==> flow/design.v <==
`timescale 1ns / 1ps
module CAN_TX(
        input wire clk,
        input wire rst,
        input wire sig,  
        output reg can_tx, output reg rst_n,
        output reg led,
        output reg [14:0] crc_reg,          
        output reg [3:0] dlc,               
        output reg [10:0] id,
        output reg [3:0] current_state,
        output reg [15:0]bit_counter ,
        output reg [63:0] data,
        output reg send_frame, sending_frame,idle      
    );
parameter IDLE = 0, SOF = 1, ID_STATE = 2, RTR = 3, IDE = 4, R0 = 5, DLC_STATE = 6, 
          DATA_STATE = 7, CRC_STATE = 8, DEL1 = 9, ACK_STATE = 10, DEL2 = 11, EOF_STATE = 12;
          parameter DEBOUNCE_MAX = 100000;  
          reg [16:0] debounce_counter;
          reg btn1_stable;
          reg btn1_last;
always @(posedge clk) begin
              if (sig != btn1_last) begin
                  debounce_counter <= DEBOUNCE_MAX;
              end else if (debounce_counter > 0) begin
                  debounce_counter <= debounce_counter - 1;
              end else begin
                  btn1_stable <= sig;
              end
              btn1_last <= sig;  
          end
wire SOF_BIT = 1'b0;
reg [3:0] next_state;
always @(posedge clk)
begin
  if (rst) begin
        rst_n <= 1'b0;
        led <= 1'b0;
        data <= 64'b0;
        id <= 11'b0;
        send_frame <= 1'b0;
        dlc <= 4'b0;
  end
  else if (sig) begin
        rst_n <= 1'b1;
        data <= 64'hAABBCCDDEEFF0001;
        id <= 11'b10000000001;
        send_frame <= 1'b1;
         led <= 1'b1;
        dlc[3:0] <=4'b1000;
    end        
    else begin
        rst_n <= 1'b0;
         led <= 1'b0;
        data <= 64'b0;  
        send_frame <= 1'b0;
     end   
end 
always @ (posedge clk) begin: STATE_MEMORY
    if (rst)
        current_state <= IDLE;
    else if (!send_frame)
        current_state <= IDLE;
    else if (send_frame)
        current_state <= next_state;
end	
always @(*) 
begin: NEXT_STATE_LOGIC
    case (current_state)
        IDLE: 
                next_state = SOF;
        SOF: 
            if (send_frame && !idle)
                next_state = ID_STATE;
            else 
                next_state = SOF;
        ID_STATE: 
            if (sending_frame && bit_counter == 11)begin 
                next_state = RTR; 
                end
            else 
                next_state = ID_STATE;
        RTR: 
            if (sending_frame) 
                next_state = IDE; 
            else 
                next_state = RTR;
        IDE: 
            if (sending_frame) 
                next_state = R0; 
            else 
                next_state = IDE;
        R0:
            if (sending_frame) 
                next_state = DLC_STATE; 
            else 
                next_state = R0;
        DLC_STATE: 
            if (sending_frame && bit_counter == 4) 
                next_state = DATA_STATE; 
            else 
                next_state = DLC_STATE;
        DATA_STATE: 
            if (sending_frame && bit_counter == (dlc * 8)) 
                next_state = CRC_STATE; 
            else 
                next_state = DATA_STATE;
        CRC_STATE: 
            if (sending_frame && bit_counter == 15) 
                next_state = DEL1; 
            else 
                next_state = CRC_STATE;
        DEL1:
            if (sending_frame) 
                next_state = ACK_STATE; 
            else 
                next_state = DEL1;        
        ACK_STATE: 
            if (sending_frame) 
                next_state = DEL2; 
            else 
                next_state = ACK_STATE;
        DEL2:
            if (sending_frame) 
                next_state = EOF_STATE; 
            else 
                next_state = DEL2;
        EOF_STATE: 
            if (sending_frame && bit_counter == 6) begin
                next_state = IDLE; 
                end
            else 
                next_state = EOF_STATE;
        default: 
            next_state = IDLE;
    endcase
end	
always @ (posedge clk) 
begin: OUTPUT_LOGIC
    if (rst) begin
        can_tx <= 1'b1;
        sending_frame <= 1'b0;
        bit_counter <= 0;
        crc_reg <= 15'b0;
        idle <= 1'b1;
    end else if (!rst_n) begin
        can_tx <= 1'b1;          
        sending_frame <= 1'b0;
        bit_counter <= 0;
        crc_reg <= 15'b0;
    end else begin
        case (current_state)
            IDLE: 
                if (send_frame && !sending_frame && idle) begin
                    sending_frame <= 1'b1;
                    idle<=1'b0;
                    can_tx <= SOF_BIT;    
                     end else begin
                        can_tx <= 1'b1;        
                end
            SOF: begin 
               can_tx <= id[10 - bit_counter];
               bit_counter <= bit_counter + 1;
            end
            ID_STATE: 
              begin
                can_tx <= id[10 - bit_counter];   
                bit_counter <= bit_counter + 1;
                if (bit_counter == 11) begin
                    can_tx <= 1'b0;
                    bit_counter <= 0;
                end        
              end
            RTR: 
              begin
                    can_tx <= 1'b0;
            end
            IDE: 
            begin
                can_tx <= 1'b0;   
            end
            R0:
              begin
                can_tx <= dlc[3 - bit_counter];
                 bit_counter <= bit_counter + 1;
            end
            DLC_STATE:
               begin
                can_tx <= dlc[3 - bit_counter];   
                bit_counter <= bit_counter + 1;
                if (bit_counter == 4) begin
                    bit_counter <= 1;
                    can_tx <= data[63];
                end  
            end
            DATA_STATE:  
              begin
                can_tx <= (bit_counter <= 63) ? data[63-bit_counter] : 1'b0;   
                bit_counter <= bit_counter + 1;
                if (bit_counter == (dlc * 8))
                    bit_counter <= 0;
            end
            CRC_STATE: 
            begin
                bit_counter <= bit_counter + 1;
                if (bit_counter == 15)
                    bit_counter <= 0;
            end
            DEL1:  
             begin
                can_tx <= 1'b1; 
            end
            ACK_STATE: 
                can_tx <= 1'b1;   
            DEL2:
            begin
                can_tx <= 1'b1;  
            end
            EOF_STATE:  
            begin
                can_tx <= 1'b1;   
                bit_counter <= bit_counter + 1;
                if (bit_counter == 6) begin
                    bit_counter <= 0;
                    sending_frame <= 0;
                    idle <=1'b1;
                end
            end
            default:
            can_tx <=1;
        endcase
  end  
end
function [14:0] nextCRC;
    input new_bit;
    input [14:0] crc_in;
    begin
        nextCRC[14] = crc_in[13] ^ new_bit;
        nextCRC[13] = crc_in[12] ^ crc_in[14] ^ new_bit;
        nextCRC[12] = crc_in[11];
        nextCRC[11] = crc_in[10] ^ crc_in[14] ^ new_bit;
        nextCRC[10] = crc_in[9];
        nextCRC[9]  = crc_in[8]  ^ crc_in[14] ^ new_bit;
        nextCRC[8]  = crc_in[7];
        nextCRC[7]  = crc_in[6];
        nextCRC[6]  = crc_in[5]  ^ crc_in[14] ^ new_bit;
        nextCRC[5]  = crc_in[4];
        nextCRC[4]  = crc_in[3]  ^ crc_in[14] ^ new_bit;
        nextCRC[3]  = crc_in[2];
        nextCRC[2]  = crc_in[1];
        nextCRC[1]  = crc_in[0]  ^ crc_in[14] ^ new_bit;
        nextCRC[0]  = new_bit;
    end
endfunction
endmodule
`timescale 1ns / 1ps
module CAN_RX (
    input wire clk,
    input wire rst,
    input wire can_rx_buf, 
    output reg SOF_detected,
    output reg receiving_frame,
    output reg can_rx,
    output reg [10:0] id_rx,     
    output reg [3:0] dlc_rx,     
    output reg [63:0] crc_rx,
    output reg [63:0] data_rx,   
    output reg [3:0] current_state,
    output reg [31:0] state_ascii,
    output reg red,
    output reg green,
    output reg blue,
    output reg debug_led,
    output reg [15:0]bit_counter, 
    output reg frame_valid  
);
    reg [14:0] crc_reg;
    reg rtr;
    reg r0;
    reg sof;
    reg [4:0] next_state;
    reg rst_n;
    parameter IDLE = 0, SOF = 1, ID_STATE = 2, RTR = 3, IDE = 4, R0 = 5, DLC_STATE = 6, 
              DATA_STATE = 7, CRC_STATE = 8, DEL1 = 9, ACK_STATE = 10, DEL2=11, EOF_STATE = 12;
    reg [3:0] data_length;
always @(*) begin
        case (current_state)
            IDLE:       state_ascii = "IDLE";  
            SOF:        state_ascii = "SOF ";  
            ID_STATE:   state_ascii = "ID  ";  
            RTR:        state_ascii = "RTR ";  
            IDE:        state_ascii = "IDE ";  
            R0:         state_ascii = "R0  ";  
            DLC_STATE:  state_ascii = "DLC ";  
            DATA_STATE: state_ascii = "DATA";  
            CRC_STATE:  state_ascii = "CRC ";  
            DEL1:       state_ascii = "DEL1";  
            ACK_STATE:  state_ascii = "ACK ";  
            DEL2:       state_ascii = "DEL2";  
            EOF_STATE:  state_ascii = "EOF ";  
            default:    state_ascii = "UNK ";  
        endcase
    end
always @(posedge clk)
begin   
    if (rst) begin
    SOF_detected <= 0;
    receiving_frame <= 0;
    end
    else begin
    if (current_state == IDLE && !can_rx && !SOF_detected)begin
    SOF_detected <=1;
    receiving_frame <= 1'b1;
    end
    else begin
    if (current_state != IDLE && SOF_detected)
    SOF_detected <=1;
    end
    if (current_state == EOF_STATE && bit_counter==6 && SOF_detected)
    SOF_detected <=0;
    end
end    
always @(posedge clk)
begin   
    if (rst) begin
        current_state <= IDLE;
    end
    else if (receiving_frame) begin       
        current_state <= next_state;
    end        
    else begin
        current_state <= IDLE;
     end
end      
    always @(*) begin
        can_rx = can_rx_buf; 
    end
    always @(*)
    begin: NEXT_STATE_LOGIC
        case (current_state)
            IDLE: 
                if (SOF_detected)
                    next_state = ID_STATE; 
                else 
                    next_state = IDLE;
            SOF: 
                if (bit_counter == 1) 
                    next_state = ID_STATE; 
                else 
                    next_state = SOF;
            ID_STATE: 
                if (frame_valid && bit_counter == 10) 
                    next_state = RTR; 
                else 
                    next_state = ID_STATE;
            RTR: 
                if (frame_valid)
                    next_state = IDE; 
                else 
                    next_state = RTR;
            IDE: 
                if (frame_valid) 
                    next_state = R0; 
                else 
                    next_state = IDE;
            R0:
                if (frame_valid) 
                    next_state = DLC_STATE; 
                else 
                    next_state = R0;
            DLC_STATE: 
                if (frame_valid && bit_counter == 3) 
                    next_state = DATA_STATE; 
                else 
                    next_state = DLC_STATE;
            DATA_STATE: 
                if (frame_valid && bit_counter == (data_length * 8)) 
                    next_state = CRC_STATE; 
                else 
                    next_state = DATA_STATE;
            CRC_STATE: 
                if (frame_valid && bit_counter == 14) 
                    next_state = DEL1; 
                else 
                    next_state = CRC_STATE;
            DEL1: 
                if (frame_valid) 
                    next_state = ACK_STATE; 
                else 
                    next_state = DEL1;        
            ACK_STATE: 
                if (frame_valid)
                    next_state = DEL2; 
                else 
                    next_state = ACK_STATE;
            DEL2: 
                if (frame_valid) 
                    next_state = EOF_STATE; 
                else 
                    next_state = DEL2;        
            EOF_STATE: 
                if (frame_valid && bit_counter == 6) 
                    next_state = IDLE; 
                else 
                    next_state = EOF_STATE;
            default: 
                next_state = IDLE;
        endcase 
    end	
always @(posedge clk)
begin
  if (rst) begin
    frame_valid <= 1'b0;
    debug_led <= 1'b0;
    id_rx <= 11'b0;
    dlc_rx <= 4'b0;
    data_rx <= 64'b0;
    crc_rx <= 64'b0;
    bit_counter <= 0;
    red <= 1'b0;
    green <= 1'b0;
    blue <= 1'b0;
    data_length = 4'b0;
  end
  else
  case (current_state)
  IDLE: begin
             if (receiving_frame && !frame_valid) begin
                 frame_valid <= 1'b1;
                 debug_led <= 1'b0;
                 id_rx[10 - bit_counter] <= can_rx;   
                 bit_counter <= bit_counter + 1;
                end else begin
                end 
                end
  SOF: begin
                            red <= 1'b1;
                            green <= 1'b0; 
                            blue <= 1'b1;  
                   id_rx[10 - bit_counter] <= can_rx;          
                   bit_counter <= bit_counter + 1;  
                end
  ID_STATE:  begin
                    id_rx[10 - bit_counter] <= can_rx;
                    bit_counter <= bit_counter + 1;
                    if (bit_counter == 10) begin
                        bit_counter <= 0;
                    end
                end
   RTR:   begin
                end
                IDE:   begin                           
                end
                R0:   begin                        
                end
  DLC_STATE: begin 
                    case (bit_counter)
                        0: dlc_rx[3] <= can_rx;   
                        1: dlc_rx[2] <= can_rx;
                        2: dlc_rx[1] <= can_rx;
                        3: dlc_rx[0] <= can_rx;   
                    endcase
                    bit_counter <= bit_counter + 1;
                    if (bit_counter == 3) begin
                        bit_counter <= 1;
                        red <= 1'b1;
                         green <= 1'b1; 
                         blue <= 1'b0;  
                    end
                end
                DATA_STATE:  begin
                    case (dlc_rx)
                                    4'b0000: data_length = 0;        
                                    4'b0001: data_length = 1;        
                                    4'b0010: data_length = 2;       
                                    4'b0011: data_length = 3;       
                                    4'b0100: data_length = 4;       
                                    4'b0101: data_length = 5;       
                                    4'b0110: data_length = 6;       
                                    4'b0111: data_length = 7;       
                                    4'b1000: data_length = 8;       
                           default: data_length = 0;     
                     endcase
                    if (((data_length*8))-bit_counter <= 63)
                    data_rx[((data_length*8))-bit_counter] <= can_rx;
                    bit_counter <= bit_counter + 1;
                    if (bit_counter == (data_length * 8) ) begin
                        bit_counter <= 0;
                        red <= 1'b1;
                            green <= 1'b0; 
                            blue <= 1'b0;  
                    end
                end
                CRC_STATE:  begin
                    crc_rx[bit_counter] <= can_rx;
                    bit_counter <= bit_counter + 1;
                    if (bit_counter == 14) begin
                        bit_counter <= 0;
                    end
                end
                DEL1:  begin
                end
                ACK_STATE:   begin
                end
                DEL2:  begin
                   red <= 1'b1;
                   green <= 1'b0; 
                   blue <= 1'b0;  
                end
                EOF_STATE:  begin
                    if (can_rx == 1'b1)    
                    bit_counter <= bit_counter + 1;
                    if (bit_counter == 4) begin
                        id_rx <= 11'b00000000000;
                        dlc_rx <= 4'b0000;
                    end      
                    if (bit_counter == 6) begin
                        bit_counter <= 0;
                        frame_valid <= 1'b0;   
                        debug_led <= 1'b1;
                        red <= 1'b0;
                        green <= 1'b1; 
                        blue <= 1'b1;
                    end
   end
   endcase                 
end   
endmodule
module can_node (
    input  wire        clk,
    input  wire        rst,
    input  wire        tx_sig,
    output wire        tx_can_tx,
    output wire        tx_rst_n,
    output wire        tx_led,
    output wire [14:0] tx_crc_reg,
    output wire [3:0]  tx_dlc,
    output wire [10:0] tx_id,
    output wire [3:0]  tx_current_state,
    output wire [15:0] tx_bit_counter,
    output wire [63:0] tx_data,
    output wire        tx_send_frame,
    output wire        tx_sending_frame,
    output wire        tx_idle,
    input  wire        rx_can_rx_buf,
    output wire        rx_SOF_detected,
    output wire        rx_receiving_frame,
    output wire        rx_can_rx,
    output wire [10:0] rx_id_rx,
    output wire [3:0]  rx_dlc_rx,
    output wire [63:0] rx_crc_rx,
    output wire [63:0] rx_data_rx,
    output wire [3:0]  rx_current_state,
    output wire [31:0] rx_state_ascii,
    output wire        rx_red,
    output wire        rx_green,
    output wire        rx_blue,
    output wire        rx_debug_led,
    output wire [15:0] rx_bit_counter,
    output wire        rx_frame_valid
);
    CAN_TX u_tx (
        .clk(clk), .rst(rst), .sig(tx_sig),
        .can_tx(tx_can_tx), .rst_n(tx_rst_n), .led(tx_led),
        .crc_reg(tx_crc_reg), .dlc(tx_dlc), .id(tx_id),
        .current_state(tx_current_state), .bit_counter(tx_bit_counter),
        .data(tx_data), .send_frame(tx_send_frame),
        .sending_frame(tx_sending_frame), .idle(tx_idle)
    );
    CAN_RX u_rx (
        .clk(clk), .rst(rst), .can_rx_buf(rx_can_rx_buf),
        .SOF_detected(rx_SOF_detected), .receiving_frame(rx_receiving_frame),
        .can_rx(rx_can_rx), .id_rx(rx_id_rx), .dlc_rx(rx_dlc_rx),
        .crc_rx(rx_crc_rx), .data_rx(rx_data_rx),
        .current_state(rx_current_state), .state_ascii(rx_state_ascii),
        .red(rx_red), .green(rx_green), .blue(rx_blue),
        .debug_led(rx_debug_led), .bit_counter(rx_bit_counter),
        .frame_valid(rx_frame_valid)
    );
endmodule
==> reports on can_node <==
Tool chain data of can_node

Module can_node before and after one edit of its RTL, step after step.
Lines under "before" count in the file above, lines under "after" in the edited file.
"change" is "after" less "before", of the values as shown; "rel. change" is that difference over "before", in percent.
Cell names lack the library's common part.
A cell with - has no value.

Design top: can_node
Clock: clk
Standard-cell library: sky130hd
Library corner: tt_025C_1v80

The edit

The edit as a unified diff against the file above.
The edit is scripted: it alters the design's behaviour and was not made to optimise anything.

```diff
@@ -482,5 +482,5 @@
                            default: data_length = 0;     
                      endcase
-                    if (((data_length*8))-bit_counter <= 63)
+                    if (((data_length*8))-bit_counter > 63)
                     data_rx[((data_length*8))-bit_counter] <= can_rx;
                     bit_counter <= bit_counter + 1;
```

After elaboration

Source: Yosys, flattened and elaborated, memories not mapped. Widths are those after wreduce. Print and check cells do not count.
Yosys's memory passes give these memory sizes; they may raise the number of words (mostly to a power of two), join words into wider ones and drop unused or constant bits.

Word-level totals:

| element                         | before | after | change | rel. change (%) |
| memory cells                    | 2      | 2     | 0      | 0.00 |
| register bits after elaboration | 264    | 264   | 0      | 0.00 |
| word width x clocked read ports | 25     | 25    | 0      | 0.00 |
| output and inout port bits      | 323    | 323   | 0      | 0.00 |
| RAM bits                        | 0      | 0     | 0      | - |
| memory bits (read-only)         | 464    | 464   | 0      | 0.00 |
| input port bits                 | 4      | 4     | 0      | 0.00 |
| bits in latches                 | 0      | 0     | 0      | - |

Memory list:

| element                                 | before                            | after |
| words x width with read and write ports | 16 x 25 bit 1R0W; 16 x 4 bit 1R0W | 16 x 25 bit 1R0W; 16 x 4 bit 1R0W |

Cells by class:

| element                       | before | after | change | rel. change (%) |
| bitwise operators             | 11     | 11    | 0      | 0.00 |
| add/subtract/negate cells     | 10     | 10    | 0      | 0.00 |
| shifts and indexed selects    | 9      | 9     | 0      | 0.00 |
| $lt $le $gt $ge               | 2      | 2     | 0      | 0.00 |
| reduce/logical cells          | 56     | 56    | 0      | 0.00 |
| $mul                          | 0      | 0     | 0      | - |
| div/mod/pow operators         | 0      | 0     | 0      | - |
| equality and inequality tests | 50     | 50    | 0      | 0.00 |
| muxes and demuxes             | 84     | 84    | 0      | 0.00 |

Operator list:

| kind                                                                      | before | after | change | rel. change (%) |
| 32-bit by 6-bit <= comparator with 1-bit output with constant B           | 1      | 0     | -1     | -100.00 |
| 32-bit by 6-bit greater-than comparator with 1-bit output with constant B | 0      | 1     | +1     | - |

Unchanged operator kinds not shown: 65.

Depth

Depth = most cells in a row (Yosys ltp): at word level without a register or memory, in the mapped netlist without a sequential cell, where the memories' decode and read muxes count.

Logic depth:

| element                       | before | after | change | rel. change (%) |
| depth in word-level cells     | 9      | 9     | 0      | 0.00 |
| ABC_AREA                      | 0      | 0     | -      | - |
| gate-level depth with buffers | 20     | 18    | -2     | -10.00 |

Synthesis result

The flow's flattened synthesis, as Yosys stat reports it; memories are mapped. The netlist is that of the ABC_AREA named above (0 if unset); the other value can give another one.

Cell types:

| cell type | before | after | change | rel. change (%) |
| nand2_1   | 241    | 142   | -99    | -41.08 |
| nand3_1   | 139    | 60    | -79    | -56.83 |
| nor2b_1   | 15     | 81    | +66    | +440.00 |
| a21oi_1   | 153    | 91    | -62    | -40.52 |
| o21ai_0   | 36     | 83    | +47    | +130.56 |
| nor2_1    | 163    | 193   | +30    | +18.40 |
| o21ai_1   | 33     | 8     | -25    | -75.76 |
| o41ai_1   | 15     | 2     | -13    | -86.67 |
| inv_1     | 38     | 26    | -12    | -31.58 |
| nand2b_1  | 32     | 21    | -11    | -34.38 |
| nor3_1    | 53     | 44    | -9     | -16.98 |
| a21o_1    | 13     | 4     | -9     | -69.23 |
| o21ai_2   | 8      | 0     | -8     | -100.00 |
| clkbuf_1  | 87     | 80    | -7     | -8.05 |
| a31oi_1   | 11     | 18    | +7     | +63.64 |
| or2_1     | 7      | 0     | -7     | -100.00 |
| and4_1    | 3      | 10    | +7     | +233.33 |
| nor4_1    | 19     | 13    | -6     | -31.58 |

Unchanged cell types not shown: 20.
Not every row of either side is listed.

Mapped netlist:

| element                          | before  | after   | change | rel. change (%) |
| buffers                          | 213     | 203     | -10    | -4.69 |
| area of sequential cells (sq um) | 4484.3  | 4484.3  | 0.0    | 0.00 |
| synthesis area (sq um)           | 13684.4 | 12746.0 | -938.4 | -6.86 |
| flip-flops                       | 224     | 224     | 0      | 0.00 |
| cells in the netlist             | 1796    | 1610    | -186   | -10.36 |

The figures by module come from a second, unflattened synthesis with its own total; it is not the netlist above.

Second synthesis, totals:

| element                                 | before  | after   | change | rel. change (%) |
| cell total of the unflattened synthesis | 1735    | 1688    | -47    | -2.71 |
| area (unflattened synthesis) (sq um)    | 13237.7 | 13340.3 | +102.6 | +0.78 |

Each row is one instance without its submodules.

By module, before:

| module   | times used | cells | area (sq um) |
| CAN_RX   | 1          | 1401  | 10645.2 |
| CAN_TX   | 1          | 334   | 2592.5 |
| can_node | 1          | 0     | 0.0 |

By module, after:

| module   | times used | cells | area (sq um) |
| CAN_RX   | 1          | 1354  | 10747.8 |
| CAN_TX   | 1          | 334   | 2592.5 |
| can_node | 1          | 0     | 0.0 |

Path before layout

Path of least setup slack by OpenSTA after synthesis, without wires, with an ideal clock, recovery checks aside; 20% of the period is set as input and as output delay. Where synthesis merged equal registers, the netlist keeps one of their names.

Timing path post-synthesis:

| element                             | before                  | after                   | change | rel. change (%) |
| path type                           | reg-to-reg              | reg-to-reg              | -      | - |
| from                                | reg u_rx.bit_counter[0] | reg u_rx.bit_counter[4] | -      | - |
| to                                  | reg u_rx.data_rx[4]     | reg u_rx.data_rx[0]     | -      | - |
| setup slack (ns)                    | 1.943                   | 2.352                   | +0.409 | - |
| stages on the path                  | 21                      | 18                      | -3     | -14.29 |
| clock period (ns)                   | 7.0                     | 7.0                     | 0.0    | 0.00 |
| setup time (ns)                     | 0.132                   | 0.070                   | -0.062 | - |
| delay of the path (ns)              | 5.057                   | 4.648                   | -0.409 | -8.09 |
| arrival (ns)                        | 4.925                   | 4.578                   | -0.347 | -7.05 |
| required time (ns)                  | 6.868                   | 6.930                   | +0.062 | +0.90 |
| path buffers                        | 5                       | 1                       | -4     | -80.00 |
| period reached after synthesis (ns) | 5.057                   | 4.648                   | -0.409 | -8.09 |

"delay of the path" is the arrival time less input delay plus setup time.
"stages on the path": output pins that drive a net of the path, with the launching flip-flop's if there is one; two outputs of one cell count as two.
"period reached after synthesis" = period - worst setup slack (recovery checks aside). The figure is calculated, with input and output delays left at 20% of the set period.
Between the ends stands the longest chain of elaborated cells between them, by number of cells; it is not shown to be the way that was timed. Of several equally long chains one is given.
Each line given opens the expression or statement behind the cell; cells for indexed reads and writes are added by Yosys, which also makes memories of some case tables.
A register here has more assigning lines than the two given.
Where a signal picks the word or bit written, the line may be left out of the assigning lines.

On the way, post-synthesis, before:
Cell sequence: dfxtp_1 -> clkbuf_1 -> clkbuf_1 -> inv_1 -> ha_1 -> nor2b_1 -> clkbuf_1 -> maj3_2 -> xnor2_1 -> nand2_1 -> or4b_1 -> nor3_1 -> o211a_1 -> ha_1 -> nor4bb_1 -> a32oi_1 -> buf_2 -> or4_1 -> buf_6 -> o21ai_2 -> a21oi_1
Cells in the longest elaborated chain: 6
Elaborated cells on any way between the ends: 9
Classes of those cells: 2 x add/sub; 1 x compare; 2 x shift; 3 x logic; 1 x reduce/logical

RTL lines, path post-synthesis, before:

| element                                           | RTL line | source |
| from (decl)                                       | 274      | `output reg [15:0]bit_counter,` |
| from (assign)                                     | 432      | `bit_counter <= bit_counter + 1;` |
| from (assign)                                     | 441      | `bit_counter <= bit_counter + 1;` |
| 7-bit by 16-bit subtractor with 17-bit output     | 485      | `data_rx[((data_length*8))-bit_counter] <= can_rx;` |
| 32-bit negation with 33-bit output                | 485      |  |
| 1-bit by 33-bit variable shift with 64-bit output | 485      |  |
| 64-bit NOT                                        | 485      |  |
| 64-bit bitwise AND                                | 485      |  |
| 64-bit bitwise OR                                 | 485      |  |
| to (assign)                                       | 417      | `data_rx <= 64'b0;` |
| to (decl)                                         | 267      | `output reg [63:0] data_rx,` |

On the way, post-synthesis, after:
Cell sequence: dfxtp_1 -> buf_1 -> clkinv_1 -> ha_1 -> o21a_1 -> o21ai_0 -> o21ba_2 -> o21ai_1 -> or4b_2 -> a32oi_1 -> and3_1 -> ha_1 -> nand4b_1 -> nor3_1 -> o211ai_1 -> a211o_1 -> or4b_1 -> a21oi_1
Cells in the longest elaborated chain: 6
Elaborated cells on any way between the ends: 9
Classes of those cells: 2 x add/sub; 1 x compare; 2 x shift; 3 x logic; 1 x reduce/logical

RTL lines, path post-synthesis, after:

| element                                           | RTL line | source |
| from (decl)                                       | 274      | `output reg [15:0]bit_counter,` |
| from (assign)                                     | 432      | `bit_counter <= bit_counter + 1;` |
| from (assign)                                     | 441      | `bit_counter <= bit_counter + 1;` |
| 7-bit by 16-bit subtractor with 17-bit output     | 485      | `data_rx[((data_length*8))-bit_counter] <= can_rx;` |
| 32-bit negation with 33-bit output                | 485      |  |
| 1-bit by 33-bit variable shift with 64-bit output | 485      |  |
| 64-bit NOT                                        | 485      |  |
| 64-bit bitwise AND                                | 485      |  |
| 64-bit bitwise OR                                 | 485      |  |
| to (assign)                                       | 417      | `data_rx <= 64'b0;` |
| to (decl)                                         | 267      | `output reg [63:0] data_rx,` |

Path in the finished layout

Path of least setup slack in the final report of each run of pair 1 (OpenROAD, finished layout, wires in). Where an end is a register, its clock arrival counts in the times.

Timing path post-layout:

| element            | before                  | after                   | change | rel. change (%) |
| path type          | reg-to-reg              | reg-to-reg              | -      | - |
| from               | reg u_rx.bit_counter[0] | reg u_rx.bit_counter[0] | -      | - |
| to                 | reg u_rx.data_rx[9]     | reg u_rx.data_rx[0]     | -      | - |
| required time (ns) | 7.39                    | 7.47                    | +0.08  | +1.08 |
| arrival (ns)       | 6.02                    | 5.94                    | -0.08  | -1.33 |
| clock period (ns)  | 7.0                     | 7.0                     | 0.0    | 0.00 |
| stages on the path | 17                      | 16                      | -1     | -5.88 |
| setup slack (ns)   | 1.37                    | 1.53                    | +0.16  | - |
| path buffers       | 1                       | 0                       | -1     | -100.00 |
| setup time (ns)    | 0.16                    | 0.07                    | -0.09  | - |

Between the ends stands the longest chain of elaborated cells between them, by number of cells; it is not shown to be the way that was timed. Of several equally long chains one is given.
A register here has more assigning lines than the two given.
Where a signal picks the word or bit written, the line may be left out of the assigning lines.

On the way, post-layout, before:
Cell sequence: dfxtp_1 -> inv_1 -> ha_1 -> nor2b_1 -> maj3_2 -> xnor2_1 -> nand2_1 -> or4b_1 -> nor3_1 -> o211a_1 -> ha_1 -> nor4bb_1 -> a32oi_1 -> buf_4 -> or4_1 -> o21ai_2 -> a21oi_1
Cells in the longest elaborated chain: 6
Elaborated cells on any way between the ends: 9
Classes of those cells: 2 x add/sub; 1 x compare; 2 x shift; 3 x logic; 1 x reduce/logical

RTL lines, path post-layout, before:

| element                                           | RTL line | source |
| from (decl)                                       | 274      | `output reg [15:0]bit_counter,` |
| from (assign)                                     | 432      | `bit_counter <= bit_counter + 1;` |
| from (assign)                                     | 441      | `bit_counter <= bit_counter + 1;` |
| 7-bit by 16-bit subtractor with 17-bit output     | 485      | `data_rx[((data_length*8))-bit_counter] <= can_rx;` |
| 32-bit negation with 33-bit output                | 485      |  |
| 1-bit by 33-bit variable shift with 64-bit output | 485      |  |
| 64-bit NOT                                        | 485      |  |
| 64-bit bitwise AND                                | 485      |  |
| 64-bit bitwise OR                                 | 485      |  |
| to (assign)                                       | 417      | `data_rx <= 64'b0;` |
| to (decl)                                         | 267      | `output reg [63:0] data_rx,` |

On the way, post-layout, after:
Cell sequence: dfxtp_1 -> inv_1 -> ha_1 -> xor2_1 -> nand2_1 -> nor3_1 -> nand3_1 -> a21oi_1 -> and3_1 -> ha_1 -> nand4b_1 -> nor3_1 -> o211ai_1 -> a211o_1 -> or4b_1 -> a21oi_1
Cells in the longest elaborated chain: 6
Elaborated cells on any way between the ends: 9
Classes of those cells: 2 x add/sub; 1 x compare; 2 x shift; 3 x logic; 1 x reduce/logical

RTL lines, path post-layout, after:

| element                                           | RTL line | source |
| from (decl)                                       | 274      | `output reg [15:0]bit_counter,` |
| from (assign)                                     | 432      | `bit_counter <= bit_counter + 1;` |
| from (assign)                                     | 441      | `bit_counter <= bit_counter + 1;` |
| 7-bit by 16-bit subtractor with 17-bit output     | 485      | `data_rx[((data_length*8))-bit_counter] <= can_rx;` |
| 32-bit negation with 33-bit output                | 485      |  |
| 1-bit by 33-bit variable shift with 64-bit output | 485      |  |
| 64-bit NOT                                        | 485      |  |
| 64-bit bitwise AND                                | 485      |  |
| 64-bit bitwise OR                                 | 485      |  |
| to (assign)                                       | 417      | `data_rx <= 64'b0;` |
| to (decl)                                         | 267      | `output reg [63:0] data_rx,` |

Flow runs

Both versions went through the flow (Yosys, OpenROAD) with the same settings in each pair. Constraints: input delay and output delay 20% of the set period each, output load 0.01 pF.

Flow settings, pair 1:
CORE_UTILIZATION: 40
period_ns: 7.0
CAP_MARGIN: 20
CORE_MARGIN: 2
SLEW_MARGIN: 20

Measured results, pair 1:

| element                                  | before  | after   | change  | rel. change (%) |
| mapped cell area after synthesis (sq um) | 13684.4 | 12746.0 | -938.4  | -6.86 |
| worst slack on setup checks (ns)         | 1.371   | 1.532   | +0.161  | - |
| clock period reached (ns)                | 5.629   | 5.468   | -0.161  | -2.86 |
| die size (sq um)                         | 35705.9 | 33308.1 | -2397.8 | -6.72 |
| final utilization                        | 0.501   | 0.504   | +0.003  | - |
| total power of the final layout (uW)     | 3218    | 3010    | -208    | -6.46 |

Flow settings, pair 2:
CELL_PAD_IN_SITES_GLOBAL_PLACEMENT: 1
CORE_UTILIZATION: 17
CTS_CLUSTER_DIAMETER: 291
CTS_CLUSTER_SIZE: 91
GPL_ROUTABILITY_DRIVEN: 1
MAX_ROUTING_LAYER: met4
PLACE_DENSITY: 0.37
SETUP_SLACK_MARGIN: 0.07
SLEW_MARGIN: 40
TNS_END_PERCENT: 15
period_ns: 3.27
CAP_MARGIN: 20
CORE_MARGIN: 2

Measured results, pair 2:

| element                                  | before  | after   | change  | rel. change (%) |
| mapped cell area after synthesis (sq um) | 13684.4 | 12746.0 | -938.4  | -6.86 |
| worst slack on setup checks (ns)         | -0.927  | -0.712  | +0.215  | - |
| clock period reached (ns)                | 4.197   | 3.982   | -0.215  | -5.12 |
| die size (sq um)                         | 82782.8 | 77184.0 | -5598.8 | -6.76 |
| final utilization                        | 0.254   | 0.255   | +0.001  | - |
| total power of the final layout (uW)     | 6170    | 5250    | -920    | -14.91 |

"clock period reached": clock period set for the run, less the worst setup slack. It is reckoned from that one timing run; input and output delays stay at 20% of the period that was set.
"total power of the final layout" rests on the timing tool's default activity at the inputs, not on a simulated workload.
